==> flow/design.v <==
module register_async #(
  parameter integer WIDTH                 = 8
) (
  input  wire                             clk,
  input  wire                             reset,
  input  wire                             enable,
  input  wire        [ WIDTH -1 : 0 ]     in,
  output wire        [ WIDTH -1 : 0 ]     out
);
  reg [ WIDTH -1 : 0 ] out_reg;
  always @(posedge clk or posedge reset)
  begin
    if (reset)
      out_reg <= 'b0;
    else if (enable)
      out_reg <= in;
  end
  assign out = out_reg;
endmodule
module signed_adder #(
  parameter integer IN1_WIDTH             = 8,
  parameter integer IN2_WIDTH             = 8,
  parameter integer OUT_WIDTH             = 8
) (
  input  wire signed [ IN1_WIDTH  -1 : 0 ] a,
  input  wire signed [ IN2_WIDTH  -1 : 0 ] b,
  output wire signed [ OUT_WIDTH  -1 : 0 ] out
);
assign out = a + b;
endmodule
module accumulator #(
  parameter integer IN_WIDTH              = 8,
  parameter integer OUT_WIDTH             = 8
) (
  input  wire                             clk,
  input  wire                             reset,
  input  wire                             clear,
  input  wire signed [ IN_WIDTH  -1 : 0 ] in,
  output wire signed [ OUT_WIDTH -1 : 0 ] out
);
wire signed [OUT_WIDTH-1:0] next_out = clear ? in : in + out;
register_async #(
  .WIDTH        ( OUT_WIDTH   )
) acc_reg_inst (
  .clk          ( clk         ),
  .reset        ( reset       ),
  .enable       ( 1'b1        ),
  .in           ( next_out    ),
  .out          ( out         )
);
endmodule
module signed_spatial_mult #(
  parameter integer PRECISION                     = 8,                                    
  parameter integer L_PRECISION                   = 2,                                     
  parameter integer TOP_MODULE                    = 1,                                     
  parameter integer A_SIGN_EXTEND                 = 0,                                     
  parameter integer B_SIGN_EXTEND                 = 0,                                     
  parameter integer IN_WIDTH                      = (PRECISION/L_PRECISION) * PRECISION,   
  parameter integer A_WIDTH                       = IN_WIDTH,                              
  parameter integer B_WIDTH                       = IN_WIDTH,                              
  parameter integer OUT_WIDTH                     = PRECISION * 2 + A_SIGN_EXTEND + B_SIGN_EXTEND,                         
  parameter integer NUM_LEVELS                    = $clog2(PRECISION/L_PRECISION),         
  parameter integer MODE_WIDTH                    = 2 * NUM_LEVELS,                        
  parameter integer HALF_PRECISION                = PRECISION / 2                          
) (
  input                                           clk,
  input                                           reset,
  input  wire        [ 2              -1 : 0 ]    prev_level_mode,
  input  wire        [ MODE_WIDTH     -1 : 0 ]    mode,
  input  wire        [ A_WIDTH        -1 : 0 ]    a,
  input  wire        [ B_WIDTH        -1 : 0 ]    b,
  output wire        [ OUT_WIDTH      -1 : 0 ]    out
);
genvar ii, jj, kk;
generate
    wire [2-1:0] higher_level_mode;
    if (TOP_MODULE == 1)
      assign higher_level_mode = 2'b0;
    else
      assign higher_level_mode = prev_level_mode;
    localparam integer A_SIGNED_WIDTH = A_WIDTH + A_SIGN_EXTEND;
    localparam integer B_SIGNED_WIDTH = B_WIDTH + B_SIGN_EXTEND;
    wire signed [ A_SIGNED_WIDTH -1 : 0 ] a_signed;
    wire signed [ B_SIGNED_WIDTH -1 : 0 ] b_signed;
    wire signed [ OUT_WIDTH      -1 : 0 ] out_signed;
    wire a_mode, b_mode;
    assign {a_mode, b_mode} = prev_level_mode;
    assign a_signed = {a_mode && a[IN_WIDTH-1], a};
    assign b_signed = {b_mode && b[IN_WIDTH-1], b};
  if (PRECISION == L_PRECISION)
  begin: FULL_PRECISION  
    assign out_signed = a_signed * b_signed;
    assign out = out_signed;
  end
  else
  begin: LP_MULT_INST
    wire [1:0] curr_level_mode = mode[MODE_WIDTH-1:MODE_WIDTH-2];
    localparam integer LP_MULT_IN_W = IN_WIDTH / 4;
    wire [ LP_MULT_IN_W - 1 : 0 ] a_0;
    wire [ LP_MULT_IN_W - 1 : 0 ] a_1;
    wire [ LP_MULT_IN_W - 1 : 0 ] a_2;
    wire [ LP_MULT_IN_W - 1 : 0 ] a_3;
    wire [ LP_MULT_IN_W - 1 : 0 ] b_0;
    wire [ LP_MULT_IN_W - 1 : 0 ] b_1;
    wire [ LP_MULT_IN_W - 1 : 0 ] b_2;
    wire [ LP_MULT_IN_W - 1 : 0 ] b_3;
    localparam integer II_MAX = PRECISION/(L_PRECISION*2);
    localparam integer JJ_MAX = PRECISION/(L_PRECISION*2); 
    if (TOP_MODULE == 1)
    begin: B_TRANSPOSE
      for (ii=0; ii<II_MAX; ii=ii+1)
      begin: LOOP_II
        for (jj=0; jj<JJ_MAX; jj=jj+1)
        begin: LOOP_JJ
          for (kk=0; kk<L_PRECISION; kk=kk+1)
          begin: LOOP_KK
            assign b_0[kk+L_PRECISION*(jj+ii*JJ_MAX)] = b[kk+L_PRECISION*((ii + 0     )+(jj + 0     )*JJ_MAX*2)];
            assign b_1[kk+L_PRECISION*(jj+ii*JJ_MAX)] = b[kk+L_PRECISION*((ii + 0     )+(jj + II_MAX)*JJ_MAX*2)];
            assign b_2[kk+L_PRECISION*(jj+ii*JJ_MAX)] = b[kk+L_PRECISION*((ii + JJ_MAX)+(jj + 0     )*JJ_MAX*2)];
            assign b_3[kk+L_PRECISION*(jj+ii*JJ_MAX)] = b[kk+L_PRECISION*((ii + JJ_MAX)+(jj + II_MAX)*JJ_MAX*2)];
          end
        end
      end
    end else
    begin
      for (ii=0; ii<II_MAX; ii=ii+1)
      begin: LOOP_II
        for (jj=0; jj<JJ_MAX; jj=jj+1)
        begin: LOOP_JJ
          for (kk=0; kk<L_PRECISION; kk=kk+1)
          begin: LOOP_KK
            assign b_0[kk+L_PRECISION*(jj+ii*JJ_MAX)] = b[kk+L_PRECISION*((jj + 0     )+(ii + 0     )*JJ_MAX*2)];
            assign b_1[kk+L_PRECISION*(jj+ii*JJ_MAX)] = b[kk+L_PRECISION*((jj + JJ_MAX)+(ii + 0     )*JJ_MAX*2)];
            assign b_2[kk+L_PRECISION*(jj+ii*JJ_MAX)] = b[kk+L_PRECISION*((jj + 0     )+(ii + II_MAX)*JJ_MAX*2)];
            assign b_3[kk+L_PRECISION*(jj+ii*JJ_MAX)] = b[kk+L_PRECISION*((jj + JJ_MAX)+(ii + II_MAX)*JJ_MAX*2)];
          end
        end
      end
    end
    for (ii=0; ii<II_MAX; ii=ii+1)
    begin: LOOP_II
      for (jj=0; jj<JJ_MAX; jj=jj+1)
      begin: LOOP_JJ
        for (kk=0; kk<L_PRECISION; kk=kk+1)
        begin: LOOP_KK
          assign a_0[kk+L_PRECISION*(jj+ii*JJ_MAX)] = a[kk+L_PRECISION*((jj + 0     )+(ii + 0     )*JJ_MAX*2)];
          assign a_1[kk+L_PRECISION*(jj+ii*JJ_MAX)] = a[kk+L_PRECISION*((jj + JJ_MAX)+(ii + 0     )*JJ_MAX*2)];
          assign a_2[kk+L_PRECISION*(jj+ii*JJ_MAX)] = a[kk+L_PRECISION*((jj + 0     )+(ii + II_MAX)*JJ_MAX*2)];
          assign a_3[kk+L_PRECISION*(jj+ii*JJ_MAX)] = a[kk+L_PRECISION*((jj + JJ_MAX)+(ii + II_MAX)*JJ_MAX*2)];
        end
      end
    end
    wire signed [ PRECISION + 1             + 1             -1 : 0 ] pp_0;
    wire signed [ PRECISION + A_SIGN_EXTEND + 1             -1 : 0 ] pp_1;
    wire signed [ PRECISION + 1             + B_SIGN_EXTEND -1 : 0 ] pp_2;
    wire signed [ PRECISION + A_SIGN_EXTEND + B_SIGN_EXTEND -1 : 0 ] pp_3;
    wire [MODE_WIDTH-3:0] lower_level_mode;
    if (PRECISION == L_PRECISION*2)
    begin: LAST_LEVEL
      assign lower_level_mode = 'b0;
    end
    else
    begin: NEXT_LEVEL
      assign lower_level_mode = mode[MODE_WIDTH-3:0];
    end
    wire [2-1:0] m0_sign_mode;
    wire [2-1:0] m1_sign_mode;
    wire [2-1:0] m2_sign_mode;
    wire [2-1:0] m3_sign_mode;
    assign m0_sign_mode = curr_level_mode;
    assign m1_sign_mode = {higher_level_mode[1], curr_level_mode[0]};
    assign m2_sign_mode = {curr_level_mode[1], higher_level_mode[0]};
    assign m3_sign_mode = higher_level_mode;
    signed_spatial_mult #(HALF_PRECISION, L_PRECISION, 0, 1            , 1            ) m0 (clk, reset, m0_sign_mode, lower_level_mode, a_0, b_0, pp_0);
    signed_spatial_mult #(HALF_PRECISION, L_PRECISION, 0, A_SIGN_EXTEND, 1            ) m1 (clk, reset, m1_sign_mode, lower_level_mode, a_1, b_1, pp_1);
    signed_spatial_mult #(HALF_PRECISION, L_PRECISION, 0, 1            , B_SIGN_EXTEND) m2 (clk, reset, m2_sign_mode, lower_level_mode, a_2, b_2, pp_2);
    signed_spatial_mult #(HALF_PRECISION, L_PRECISION, 0, A_SIGN_EXTEND, B_SIGN_EXTEND) m3 (clk, reset, m3_sign_mode, lower_level_mode, a_3, b_3, pp_3);
    wire signed [OUT_WIDTH-1:0] spp_0;
    wire signed [OUT_WIDTH-1:0] spp_1;
    wire signed [OUT_WIDTH-1:0] spp_2;
    wire signed [OUT_WIDTH-1:0] spp_3;
    reg [1:0] s_0;
    reg [1:0] s_1;
    reg [1:0] s_2;
    reg [1:0] s_3;
    always @(*) begin
      case (curr_level_mode)
        0: begin
          s_0 = 2'd0;
          s_1 = 2'd1;
          s_2 = 2'd1;
          s_3 = 2'd2;
        end
        1: begin
          s_0 = 2'd0;
          s_1 = 2'd1;
          s_2 = 2'd0;
          s_3 = 2'd1;
        end
        2: begin
          s_0 = 2'd0;
          s_1 = 2'd0;
          s_2 = 2'd1;
          s_3 = 2'd1;
        end
        3: begin
          s_0 = 2'd0;
          s_1 = 2'd0;
          s_2 = 2'd0;
          s_3 = 2'd0;
        end
      endcase
    end
    assign spp_0 = pp_0 <<< (s_0 * HALF_PRECISION);
    assign spp_1 = pp_1 <<< (s_1 * HALF_PRECISION);
    assign spp_2 = pp_2 <<< (s_2 * HALF_PRECISION);
    assign spp_3 = pp_3 <<< (s_3 * HALF_PRECISION);
    assign out = spp_0 + spp_1 + spp_2 + spp_3;
  end  
  endgenerate
endmodule
module systolic_array #(
  parameter integer ARRAY_N               = 4,
  parameter integer ARRAY_M               = 2,
  parameter integer PMAX                  = 8,
  parameter integer PMIN                  = 2,
  parameter integer ACT_WIDTH             = ARRAY_N * PMAX * (PMAX/PMIN),
  parameter integer WGT_WIDTH             = ARRAY_M * ARRAY_N * PMAX * (PMAX/PMIN),
  parameter integer ACCUMULATOR_WIDTH     = 4 * PMAX,
  parameter integer OUT_WIDTH             = ARRAY_M * ACCUMULATOR_WIDTH,
  parameter integer MODE_WIDTH            = $clog2(PMAX/PMIN) * 2
) (
  input  wire                               clk,
  input  wire                               reset,
  input  wire                               out_valid,
  input  wire                               acc_clear,
  input  wire        [ ACT_WIDTH  -1 : 0 ]  activation_in,
  input  wire        [ WGT_WIDTH  -1 : 0 ]  weight_in,
  input  wire        [ MODE_WIDTH -1 : 0 ]  mode,
  output wire        [ OUT_WIDTH  -1 : 0 ]  activation_out,
  output wire                               activation_valid
);
  localparam integer MULT_IN_WIDTH = PMAX * PMAX / PMIN;
  localparam integer MULT_OUT_WIDTH = 2 * PMAX;
  localparam integer ADDER_OUT_WIDTH = 2 * PMAX + $clog2(ARRAY_N);
  localparam integer SYSTOLIC_OUT_WIDTH = ADDER_OUT_WIDTH * ARRAY_M;
  wire        [ OUT_WIDTH          -1 : 0 ]  accumulator_out;
  wire        [ SYSTOLIC_OUT_WIDTH -1 : 0 ]  systolic_out;
  wire        [ ARRAY_M            -1 : 0 ]  systolic_out_valid;
  wire        [ ARRAY_M            -1 : 0 ]  _systolic_out_valid;
  wire        [ ARRAY_M            -1 : 0 ]  systolic_acc_clear;
  wire        [ ARRAY_M            -1 : 0 ]  _systolic_acc_clear;
  genvar n, m;
  generate
  for (m=0; m<ARRAY_M; m=m+1)
  begin: LOOP_INPUT_FORWARD
    for (n=0; n<ARRAY_N; n=n+1)
    begin: LOOP_OUTPUT_FORWARD
      wire        [ MULT_IN_WIDTH   -1 : 0 ] a;          
      wire        [ MULT_IN_WIDTH   -1 : 0 ] b;          
      wire signed [ MULT_OUT_WIDTH  -1 : 0 ] mult_out;   
      wire signed [ ADDER_OUT_WIDTH -1 : 0 ] mac_out;    
      wire        [ ADDER_OUT_WIDTH -1 : 0 ] adder_out;  
      if (m == 0)
      begin
        assign a = activation_in[n*MULT_IN_WIDTH+:MULT_IN_WIDTH];
      end
      else
      begin
        wire  [ MULT_IN_WIDTH -1 : 0 ] fwd_a;
        assign fwd_a = LOOP_INPUT_FORWARD[m-1].LOOP_OUTPUT_FORWARD[n].a;
        register_async #(MULT_IN_WIDTH) fwd_a_reg (clk, reset, 1'b1, fwd_a, a);
      end
      assign b = weight_in[(n + m*ARRAY_N)*MULT_IN_WIDTH+:MULT_IN_WIDTH];
      signed_spatial_mult #(
       .PRECISION           ( PMAX              ),   
       .L_PRECISION         ( PMIN              ),   
       .TOP_MODULE          ( 1                 )    
      ) mult_inst (
        .clk                ( clk               ),   
        .reset              ( reset             ),   
        .prev_level_mode    ( 2'b0              ),   
        .mode               ( mode              ),   
        .a                  ( a                 ),   
        .b                  ( b                 ),   
        .out                ( mult_out          )    
      );
      if (n > 0)
      begin: ADD_MULT_OUT
        wire signed [ ADDER_OUT_WIDTH -1 : 0 ] prev_mac_out;
        assign prev_mac_out = LOOP_INPUT_FORWARD[m].LOOP_OUTPUT_FORWARD[n-1].adder_out;
        signed_adder #(
          .IN1_WIDTH        ( MULT_OUT_WIDTH    ),
          .IN2_WIDTH        ( ADDER_OUT_WIDTH   ),
          .OUT_WIDTH        ( ADDER_OUT_WIDTH   )
        ) adder_inst (
          .a                ( mult_out          ),
          .b                ( prev_mac_out      ),
          .out              ( mac_out           )
        );
      end
      else
      begin
        assign mac_out = mult_out;
      end
      wire enable;
      assign enable = 1'b1;
      register_async #(
        .WIDTH              ( ADDER_OUT_WIDTH   )
      ) reg_inst (
        .clk                ( clk               ),   
        .reset              ( reset             ),   
        .enable             ( enable            ),   
        .in                 ( mac_out           ),   
        .out                ( adder_out         )    
      );
      if (n == ARRAY_N - 1)
      begin
        assign systolic_out[m*ADDER_OUT_WIDTH+:ADDER_OUT_WIDTH] = adder_out;
      end
    end
  end
  endgenerate
  register_async #(1) out_valid_delay1 (clk, reset, 1'b1, out_valid, _systolic_out_valid[0]);
  register_async #(1) out_valid_delay2 (clk, reset, 1'b1, _systolic_out_valid[0], systolic_out_valid[0]);
  register_async #(1) acc_clear_delay1 (clk, reset, 1'b1, acc_clear, _systolic_acc_clear[0]);
  assign systolic_acc_clear[0] = _systolic_acc_clear[0];
  genvar i;
  generate
  for (i=1; i<ARRAY_M; i=i+1)
  begin: CLEAR_AND_VALID
    register_async #(1) out_valid_delay2 (clk, reset, 1'b1, systolic_out_valid[i-1], systolic_out_valid[i]);
    register_async #(1) acc_clear_delay1 (clk, reset, 1'b1, systolic_acc_clear[i-1], systolic_acc_clear[i]);
  end
  endgenerate
  assign activation_out = accumulator_out;
  assign activation_valid = |systolic_out_valid;  
  generate
  for (i=0; i<ARRAY_M; i=i+1)
  begin: ACCUMULATOR
    wire acc_clr;
    wire [ADDER_OUT_WIDTH-1:0] acc_in;
    wire [ACCUMULATOR_WIDTH-1:0] acc_out;
    wire acc_out_valid;
    assign acc_clr = systolic_acc_clear[i];
    assign acc_in = systolic_out[i * ADDER_OUT_WIDTH +: ADDER_OUT_WIDTH];
    assign accumulator_out[ACCUMULATOR_WIDTH*i+:ACCUMULATOR_WIDTH] = acc_out;
    assign acc_out_valid = systolic_out_valid[i];
    accumulator #(
      .IN_WIDTH           ( ADDER_OUT_WIDTH     ),
      .OUT_WIDTH          ( ACCUMULATOR_WIDTH   )
    ) acc_inst (
      .clk                ( clk                 ),
      .reset              ( reset               ),
      .clear              ( acc_clr             ),
      .in                 ( acc_in              ),
      .out                ( acc_out             )
    );
  end
  endgenerate
endmodule
Tool chain data of systolic_array. What the tools print for systolic_array, step after step. Lines are those of the file above, counted from 1. Operators: Yosys type, input widths -> output width; for muxes data width and select width s. A cell with - has no value.

Top module: systolic_array. Clock input: clk. Library: sky130hd. Timing corner: tt_025C_1v80.

Word level. Counts by Yosys on the flattened word-level netlist (proc, flatten, opt, wreduce; memories kept). Register bits leave out memories and registers merged into their read ports (data or address); mux counts leave out enables and synchronous resets folded into registers. Print and check cells are left out. Cells with the same type and inputs are merged into one.

The figure for register bits is 335.

The entry for add/sub/neg operators reads 128. Under multiply operators stands 128. For eq/ne operators the number is 6. The figure for shifts and indexed selects is 160. For muxes and demuxes the number is 10. The figure for reductions and logical operators is 207.

Operator list (count): $mul 3x3->6 (72); $add 9x9->9 (48); $add 16x16->16 (24); $sshl 6x3->10 (32); $sshl 5x3->9 (32); $sshl 6x3->9 (32); $sshl 9x4->16 (16); $add 10x10->10 (24); $mul 2x3->5 (24); $mul 3x2->5 (24); $logic_and 1x1->1 (192); $add 8x8->8 (24); $sshl 10x4->16 (8); $sshl 5x3->8 (16); $sshl 8x4->16 (8); $add 18x32->32 (2); $mul 2x2->4 (8); $sshl 4x3->8 (8); $sshl 6x3->8 (8); $mux 32 (2); $add 16x17->18 (2); $add 16x18->18 (2); $add 16x16->17 (2); $reduce_or 2->1 (11); $pmux 2 s2 (4); $pmux 2 s3 (2); $eq 2x2->1 const B (4); $reduce_or 4->1 (2).

Other operator kinds: 3; their cells: 6.

Logic depth. Longest topological path by Yosys (ltp), each cell counted once; first at word level (registers and memories cut), then after technology mapping (sequential cells cut; the memories' decode and read muxes count).

The figure for depth after elaboration is 12. The entry for ABC_AREA reads 0. The figure for mapped depth is 44. Gate-level depth less buffers: 42.

Mapped cells and area. Yosys stat after the flow's synthesis: flattened, memories mapped to cells. It holds for the ABC_AREA given above (unset counts as 0); a run with the other value may have another netlist.

Cells by type (count): sky130_fd_sc_hd__fa_1 (1155); sky130_fd_sc_hd__ha_1 (1047); sky130_fd_sc_hd__dfrtp_1 (335); sky130_fd_sc_hd__inv_1 (1892); sky130_fd_sc_hd__xnor2_1 (629); sky130_fd_sc_hd__nand2_1 (1062); sky130_fd_sc_hd__a21oi_1 (686); sky130_fd_sc_hd__nor2_1 (587); sky130_fd_sc_hd__xor2_1 (207); sky130_fd_sc_hd__o21ai_0 (275); sky130_fd_sc_hd__and2_1 (205); sky130_fd_sc_hd__a21o_1 (146); sky130_fd_sc_hd__or2_2 (163); sky130_fd_sc_hd__o21bai_1 (126); sky130_fd_sc_hd__mux2i_1 (93); sky130_fd_sc_hd__nand3_1 (181); sky130_fd_sc_hd__nand2b_1 (130); sky130_fd_sc_hd__clkbuf_1 (190).

Not listed: further types 50, cells in them 634.

The entry for standard cells after synthesis reads 9743. The figure for mapped area is 82233.9 um^2. For area of sequential cells the number is 8383.0 um^2. Mapped flip-flops: 335. The figure for buffer cells is 237.

By module: a second synthesis without flattening, with its own total; a netlist apart from the flattened one above.

Under cell total of the unflattened synthesis stands 10762. Under area (unflattened synthesis) stands 97430.9 um^2.

Rows give one instance, submodules left out.

Modules: signed_spatial_mult (instances 72, cells 30, area 260.2 um^2, sequential area 0.0 um^2); signed_spatial_mult (instances 8, cells 226, area 1841.8 um^2, sequential area 0.0 um^2); signed_spatial_mult (instances 8, cells 141, area 1144.8 um^2, sequential area 0.0 um^2); signed_spatial_mult (instances 8, cells 129, area 1052.3 um^2, sequential area 0.0 um^2); signed_spatial_mult (instances 8, cells 129, area 1052.3 um^2, sequential area 0.0 um^2); register_async #(WIDTH=32) (instances 6, cells 69, area 1348.8 um^2, sequential area 800.8 um^2); signed_spatial_mult (instances 8, cells 107, area 898.4 um^2, sequential area 0.0 um^2); register_async #(WIDTH=18) (instances 8, cells 39, area 725.7 um^2, sequential area 450.4 um^2); signed_adder (instances 6, cells 129, area 918.4 um^2, sequential area 0.0 um^2); accumulator (instances 2, cells 298, area 2079.5 um^2, sequential area 0.0 um^2); signed_spatial_mult (instances 24, cells 12, area 132.6 um^2, sequential area 0.0 um^2); signed_spatial_mult (instances 24, cells 12, area 132.6 um^2, sequential area 0.0 um^2); signed_spatial_mult (instances 8, cells 7, area 76.3 um^2, sequential area 0.0 um^2); register_async #(WIDTH=1) (instances 5, cells 3, area 43.8 um^2, sequential area 25.0 um^2); systolic_array (instances 1, cells 3, area 13.8 um^2, sequential area 0.0 um^2).

Worst setup path after synthesis. Source: OpenSTA report_checks on the synthesized netlist (no wires, ideal clock, input and output delay 20% of the period each), path of least setup slack; recovery checks are left aside. Register names are those of the netlist, which keeps one name where synthesis merged equal registers.

Path type: input-to-reg. Start point: input mode[1]. End point: register LOOP_INPUT_FORWARD[1].LOOP_OUTPUT_FORWARD[3].reg_inst.out_reg[17]. Clock period: 11000 ps. External input delay: 2200 ps. Under library setup time stands 134 ps. Launch time at the first pin: 2200 ps. For arrival time the number is 11672 ps. For slack the number is -806 ps. For path delay the number is 9606 ps. For stages on the path the number is 42. For synthesis period reached the number is 11806 ps.

"path delay" is the arrival time less input delay plus setup time. "stages on the path": output pins that drive a net of the path, with the launching flip-flop's if there is one; two outputs of one cell count as two. "synthesis period reached" = period - worst setup slack (recovery checks aside). The figure is calculated, with input and output delays left at 20% of the set period. Between the ends stands the longest chain of elaborated cells between them, by number of cells; it is not shown to be the way that was timed. Of several equally long chains one is given. Each line given opens the expression or statement behind the cell; cells for indexed reads and writes are added by Yosys, which also makes memories of some case tables.

Cells stage by stage: sky130_fd_sc_hd__clkbuf_1 > sky130_fd_sc_hd__buf_1 > sky130_fd_sc_hd__clkbuf_1 > sky130_fd_sc_hd__clkbuf_1 > sky130_fd_sc_hd__nand3_1 > sky130_fd_sc_hd__inv_1 > sky130_fd_sc_hd__fa_1 > sky130_fd_sc_hd__ha_1 > sky130_fd_sc_hd__ha_1 > sky130_fd_sc_hd__fa_1 > sky130_fd_sc_hd__xnor2_1 > sky130_fd_sc_hd__xnor2_1 > sky130_fd_sc_hd__nand2_1 > sky130_fd_sc_hd__o21a_1 > sky130_fd_sc_hd__fa_1 > sky130_fd_sc_hd__inv_1 > sky130_fd_sc_hd__fa_1 > sky130_fd_sc_hd__inv_1 > [... 6 more ...] > sky130_fd_sc_hd__xnor2_1 > sky130_fd_sc_hd__inv_1 > sky130_fd_sc_hd__nor2_1 > sky130_fd_sc_hd__a21oi_1 > sky130_fd_sc_hd__fa_1 > sky130_fd_sc_hd__fa_1 > sky130_fd_sc_hd__inv_1 > sky130_fd_sc_hd__ha_1 > sky130_fd_sc_hd__nand2_1 > sky130_fd_sc_hd__o21ai_0 > sky130_fd_sc_hd__or4_1 > sky130_fd_sc_hd__and4_1 > sky130_fd_sc_hd__or3_1 > sky130_fd_sc_hd__ha_1 > sky130_fd_sc_hd__and3_1 > sky130_fd_sc_hd__o21ai_0 > sky130_fd_sc_hd__a31o_2 > sky130_fd_sc_hd__xnor3_1. For length of the longest elaborated chain the number is 12.

Ends and longest elaborated chain, after synthesis: start, declared (RTL line 239) `input  wire        [ MODE_WIDTH -1 : 0 ]  mode,`; $eq 2x2->1 (RTL line 187) `case (curr_level_mode)`; $reduce_or 4->1; $mux 2 (RTL line 187); $sshl 6x3->10 (RTL line 214) `assign spp_0 = pp_0 <<< (s_0 * HALF_PRECISION);`; $add 10x10->10 (3 in a row) (RTL line 218) `assign out = spp_0 + spp_1 + spp_2 + spp_3;`; $sshl 10x4->16 (RTL line 214); $add 16x16->16 (3 in a row) (RTL line 218); $add 16x18->18 (RTL line 29) `assign out = a + b;`; end, assigned (RTL line 14) `out_reg <= 'b0;`; end, assigned (RTL line 16) `out_reg <= in;`; end, declared (RTL line 10) `reg [ WIDTH -1 : 0 ] out_reg;`.

Timing after layout. Path of least setup slack in the final report of run 1 (OpenROAD, finished layout, wires in). Where an end is a register, its clock arrival counts in the times. The report prints the path's times to 10 ps; the period is as set.

Path type: input-to-reg. Start point: input mode[0]. End point: register LOOP_INPUT_FORWARD[1].LOOP_OUTPUT_FORWARD[3].reg_inst.out_reg[17]. Clock period: 19100 ps. External input delay: 3820 ps. Under library setup time stands 120 ps. Launch time at the first pin: 3820 ps. For arrival time the number is 14910 ps. For slack the number is 4780 ps. For stages on the path the number is 42.

Between the ends stands the longest chain of elaborated cells between them, by number of cells; it is not shown to be the way that was timed. Of several equally long chains one is given.

Cells stage by stage: sky130_fd_sc_hd__buf_4 > sky130_fd_sc_hd__buf_4 > sky130_fd_sc_hd__nand2_1 > sky130_fd_sc_hd__or2_2 > sky130_fd_sc_hd__fa_1 > sky130_fd_sc_hd__inv_1 > sky130_fd_sc_hd__ha_1 > sky130_fd_sc_hd__a31o_2 > sky130_fd_sc_hd__ha_1 > sky130_fd_sc_hd__fa_1 > sky130_fd_sc_hd__xor2_1 > sky130_fd_sc_hd__xnor2_1 > sky130_fd_sc_hd__nand2b_1 > sky130_fd_sc_hd__o21a_1 > sky130_fd_sc_hd__fa_1 > sky130_fd_sc_hd__inv_1 > sky130_fd_sc_hd__fa_1 > sky130_fd_sc_hd__inv_1 > [... 6 more ...] > sky130_fd_sc_hd__xnor2_1 > sky130_fd_sc_hd__inv_1 > sky130_fd_sc_hd__nor2_1 > sky130_fd_sc_hd__a21oi_1 > sky130_fd_sc_hd__fa_1 > sky130_fd_sc_hd__fa_1 > sky130_fd_sc_hd__inv_1 > sky130_fd_sc_hd__ha_1 > sky130_fd_sc_hd__nand2_1 > sky130_fd_sc_hd__o21ai_0 > sky130_fd_sc_hd__or4_1 > sky130_fd_sc_hd__and4_1 > sky130_fd_sc_hd__or3_1 > sky130_fd_sc_hd__ha_1 > sky130_fd_sc_hd__and3_1 > sky130_fd_sc_hd__o21ai_0 > sky130_fd_sc_hd__a31o_2 > sky130_fd_sc_hd__xnor3_1. For length of the longest elaborated chain the number is 12.

Ends and longest elaborated chain, after layout: start, declared (RTL line 239) `input  wire        [ MODE_WIDTH -1 : 0 ]  mode,`; $eq 2x2->1 (RTL line 187) `case (curr_level_mode)`; $reduce_or 4->1; $mux 2 (RTL line 187); $sshl 6x3->10 (RTL line 214) `assign spp_0 = pp_0 <<< (s_0 * HALF_PRECISION);`; $add 10x10->10 (3 in a row) (RTL line 218) `assign out = spp_0 + spp_1 + spp_2 + spp_3;`; $sshl 10x4->16 (RTL line 214); $add 16x16->16 (3 in a row) (RTL line 218); $add 16x18->18 (RTL line 29) `assign out = a + b;`; end, assigned (RTL line 14) `out_reg <= 'b0;`; end, assigned (RTL line 16) `out_reg <= in;`; end, declared (RTL line 10) `reg [ WIDTH -1 : 0 ] out_reg;`.

Ticket comment

Measured results for systolic_array: 3 stored runs of the Yosys and OpenROAD flow on sky130hd. The settings differ; the order carries no meaning. The constraints put input and output delay at 20% of the set period each and load the outputs with 0.01 pF. "clock period achieved" is the run's clock period less its worst setup slack. It is reckoned from that one timing run; input and output delays stay at 20% of the period that was set. "critical setup path time" is the time allowed to the run's worst setup path (the clock period less input and output delay, where it has them) less its slack. Clock arrival times count: a late capture clock shortens it, a late launch clock lengthens it. "critical setup path time" is known to 10 ps.

Files of run 1:
==> flow/run.sh <==
#!/bin/bash
# the make line also repeats the synthesis and layout settings of config.mk as NAME=value (left out here)
make -C /OpenROAD-flow-scripts/flow DESIGN_CONFIG=/design/flow/config.mk WORK_HOME=/design/flow/orfs CLKGATE_MAP_FILE= finish
==> flow/config.mk <==
export PLATFORM = sky130hd
export DESIGN_NAME = systolic_array
export DESIGN_NICKNAME = systolic_array
export VERILOG_FILES = /design/flow/design.v
export SDC_FILE = /design/flow/constraint.sdc
export NUM_CORES = 4
export LEC_CHECK = 0
export CAP_MARGIN = 20
export CORE_ASPECT_RATIO = 1.18
export CORE_MARGIN = 2
export CORE_UTILIZATION = 40
export CTS_CLUSTER_SIZE = 79
export GPL_ROUTABILITY_DRIVEN = 0
export MAX_ROUTING_LAYER = met4
export PLACE_DENSITY_LB_ADDON = 0.1
export SETUP_SLACK_MARGIN = 2.53
export SLEW_MARGIN = 25
export TNS_END_PERCENT = 35
==> flow/constraint.sdc <==
create_clock -name core_clock -period 19.1 [get_ports {clk}]
set_input_delay 3.8200 -clock core_clock [delete_from_list [all_inputs] [get_ports {clk}]]
set_output_delay 3.8200 -clock core_clock [all_outputs]
set_load 0.01 [all_outputs]

Results of run 1. The chip area after synthesis (Yosys) stands at 82233.9 um^2. The utilization after layout is 44.9 %. The standard-cell area after routing is 91695.4 um^2. The die outline area comes to 209240.0 um^2. For the critical setup path time the run shows 10500 ps. Class of the worst setup path: input-to-reg. The final worst hold slack reads 346 ps. The setup slack of the worst path is 4777 ps. The sum of negative setup slack is 0 ps. The measured clock period achieved is 14323 ps.

Files of run 2:
==> flow/run.sh <==
#!/bin/bash
# the make line also repeats the synthesis and layout settings of config.mk as NAME=value (left out here)
make -C /OpenROAD-flow-scripts/flow DESIGN_CONFIG=/design/flow/config.mk WORK_HOME=/design/flow/orfs CLKGATE_MAP_FILE= finish
==> flow/config.mk <==
export PLATFORM = sky130hd
export DESIGN_NAME = systolic_array
export DESIGN_NICKNAME = systolic_array
export VERILOG_FILES = /design/flow/design.v
export SDC_FILE = /design/flow/constraint.sdc
export NUM_CORES = 4
export LEC_CHECK = 0
export ABC_AREA = 0
export CAP_MARGIN = 20
export CELL_PAD_IN_SITES_DETAIL_PLACEMENT = 1
export CELL_PAD_IN_SITES_GLOBAL_PLACEMENT = 0
export CORE_ASPECT_RATIO = 0.71
export CORE_MARGIN = 3
export CORE_UTILIZATION = 50
export CTS_CLUSTER_DIAMETER = 264
export CTS_CLUSTER_SIZE = 100
export GPL_ROUTABILITY_DRIVEN = 0
export GPL_TIMING_DRIVEN = 1
export HOLD_SLACK_MARGIN = 0.28
export MAX_ROUTING_LAYER = met5
export PLACE_DENSITY = 0.47
export SLEW_MARGIN = 35
export TNS_END_PERCENT = 40
==> flow/constraint.sdc <==
create_clock -name core_clock -period 13.7 [get_ports {clk}]
set_input_delay 2.7400 -clock core_clock [delete_from_list [all_inputs] [get_ports {clk}]]
set_output_delay 2.7400 -clock core_clock [all_outputs]
set_load 0.01 [all_outputs]

Results of run 2. The sum of negative setup slack is 0 ps. The chip area after synthesis (Yosys) stands at 82233.9 um^2. The standard-cell area after routing is 89971.3 um^2. For the critical setup path time the run shows 10050 ps. Class of the worst setup path: input-to-reg. The die outline area comes to 169442.0 um^2. The setup slack of the worst path is 911 ps. The utilization after layout is 55.5 %. The final worst hold slack reads 380 ps. The measured clock period achieved is 12789 ps.

Files of run 3:
==> flow/run.sh <==
#!/bin/bash
# the make line also repeats the synthesis and layout settings of config.mk as NAME=value (left out here)
make -C /OpenROAD-flow-scripts/flow DESIGN_CONFIG=/design/flow/config.mk WORK_HOME=/design/flow/orfs CLKGATE_MAP_FILE= finish
==> flow/config.mk <==
export PLATFORM = sky130hd
export DESIGN_NAME = systolic_array
export DESIGN_NICKNAME = systolic_array
export VERILOG_FILES = /design/flow/design.v
export SDC_FILE = /design/flow/constraint.sdc
export NUM_CORES = 4
export LEC_CHECK = 0
export ABC_AREA = 0
export CAP_MARGIN = 5
export CORE_MARGIN = 5
export CORE_UTILIZATION = 29
export CTS_CLUSTER_SIZE = 80
export MIN_ROUTING_LAYER = met1
export PLACE_DENSITY = 0.54
export SETUP_SLACK_MARGIN = -0.9
export SLEW_MARGIN = 35
==> flow/constraint.sdc <==
create_clock -name core_clock -period 10.7 [get_ports {clk}]
set_input_delay 2.1400 -clock core_clock [delete_from_list [all_inputs] [get_ports {clk}]]
set_output_delay 2.1400 -clock core_clock [all_outputs]
set_load 0.01 [all_outputs]

Results of run 3. The die outline area comes to 294317.0 um^2. The final worst hold slack reads 351 ps. The setup slack of the worst path is -420 ps. The utilization after layout is 36.9 %. The measured clock period achieved is 11120 ps. The sum of negative setup slack is -1747 ps. The standard-cell area after routing is 104262.0 um^2. The chip area after synthesis (Yosys) stands at 82233.9 um^2. For the critical setup path time the run shows 8980 ps. Class of the worst setup path: input-to-reg.
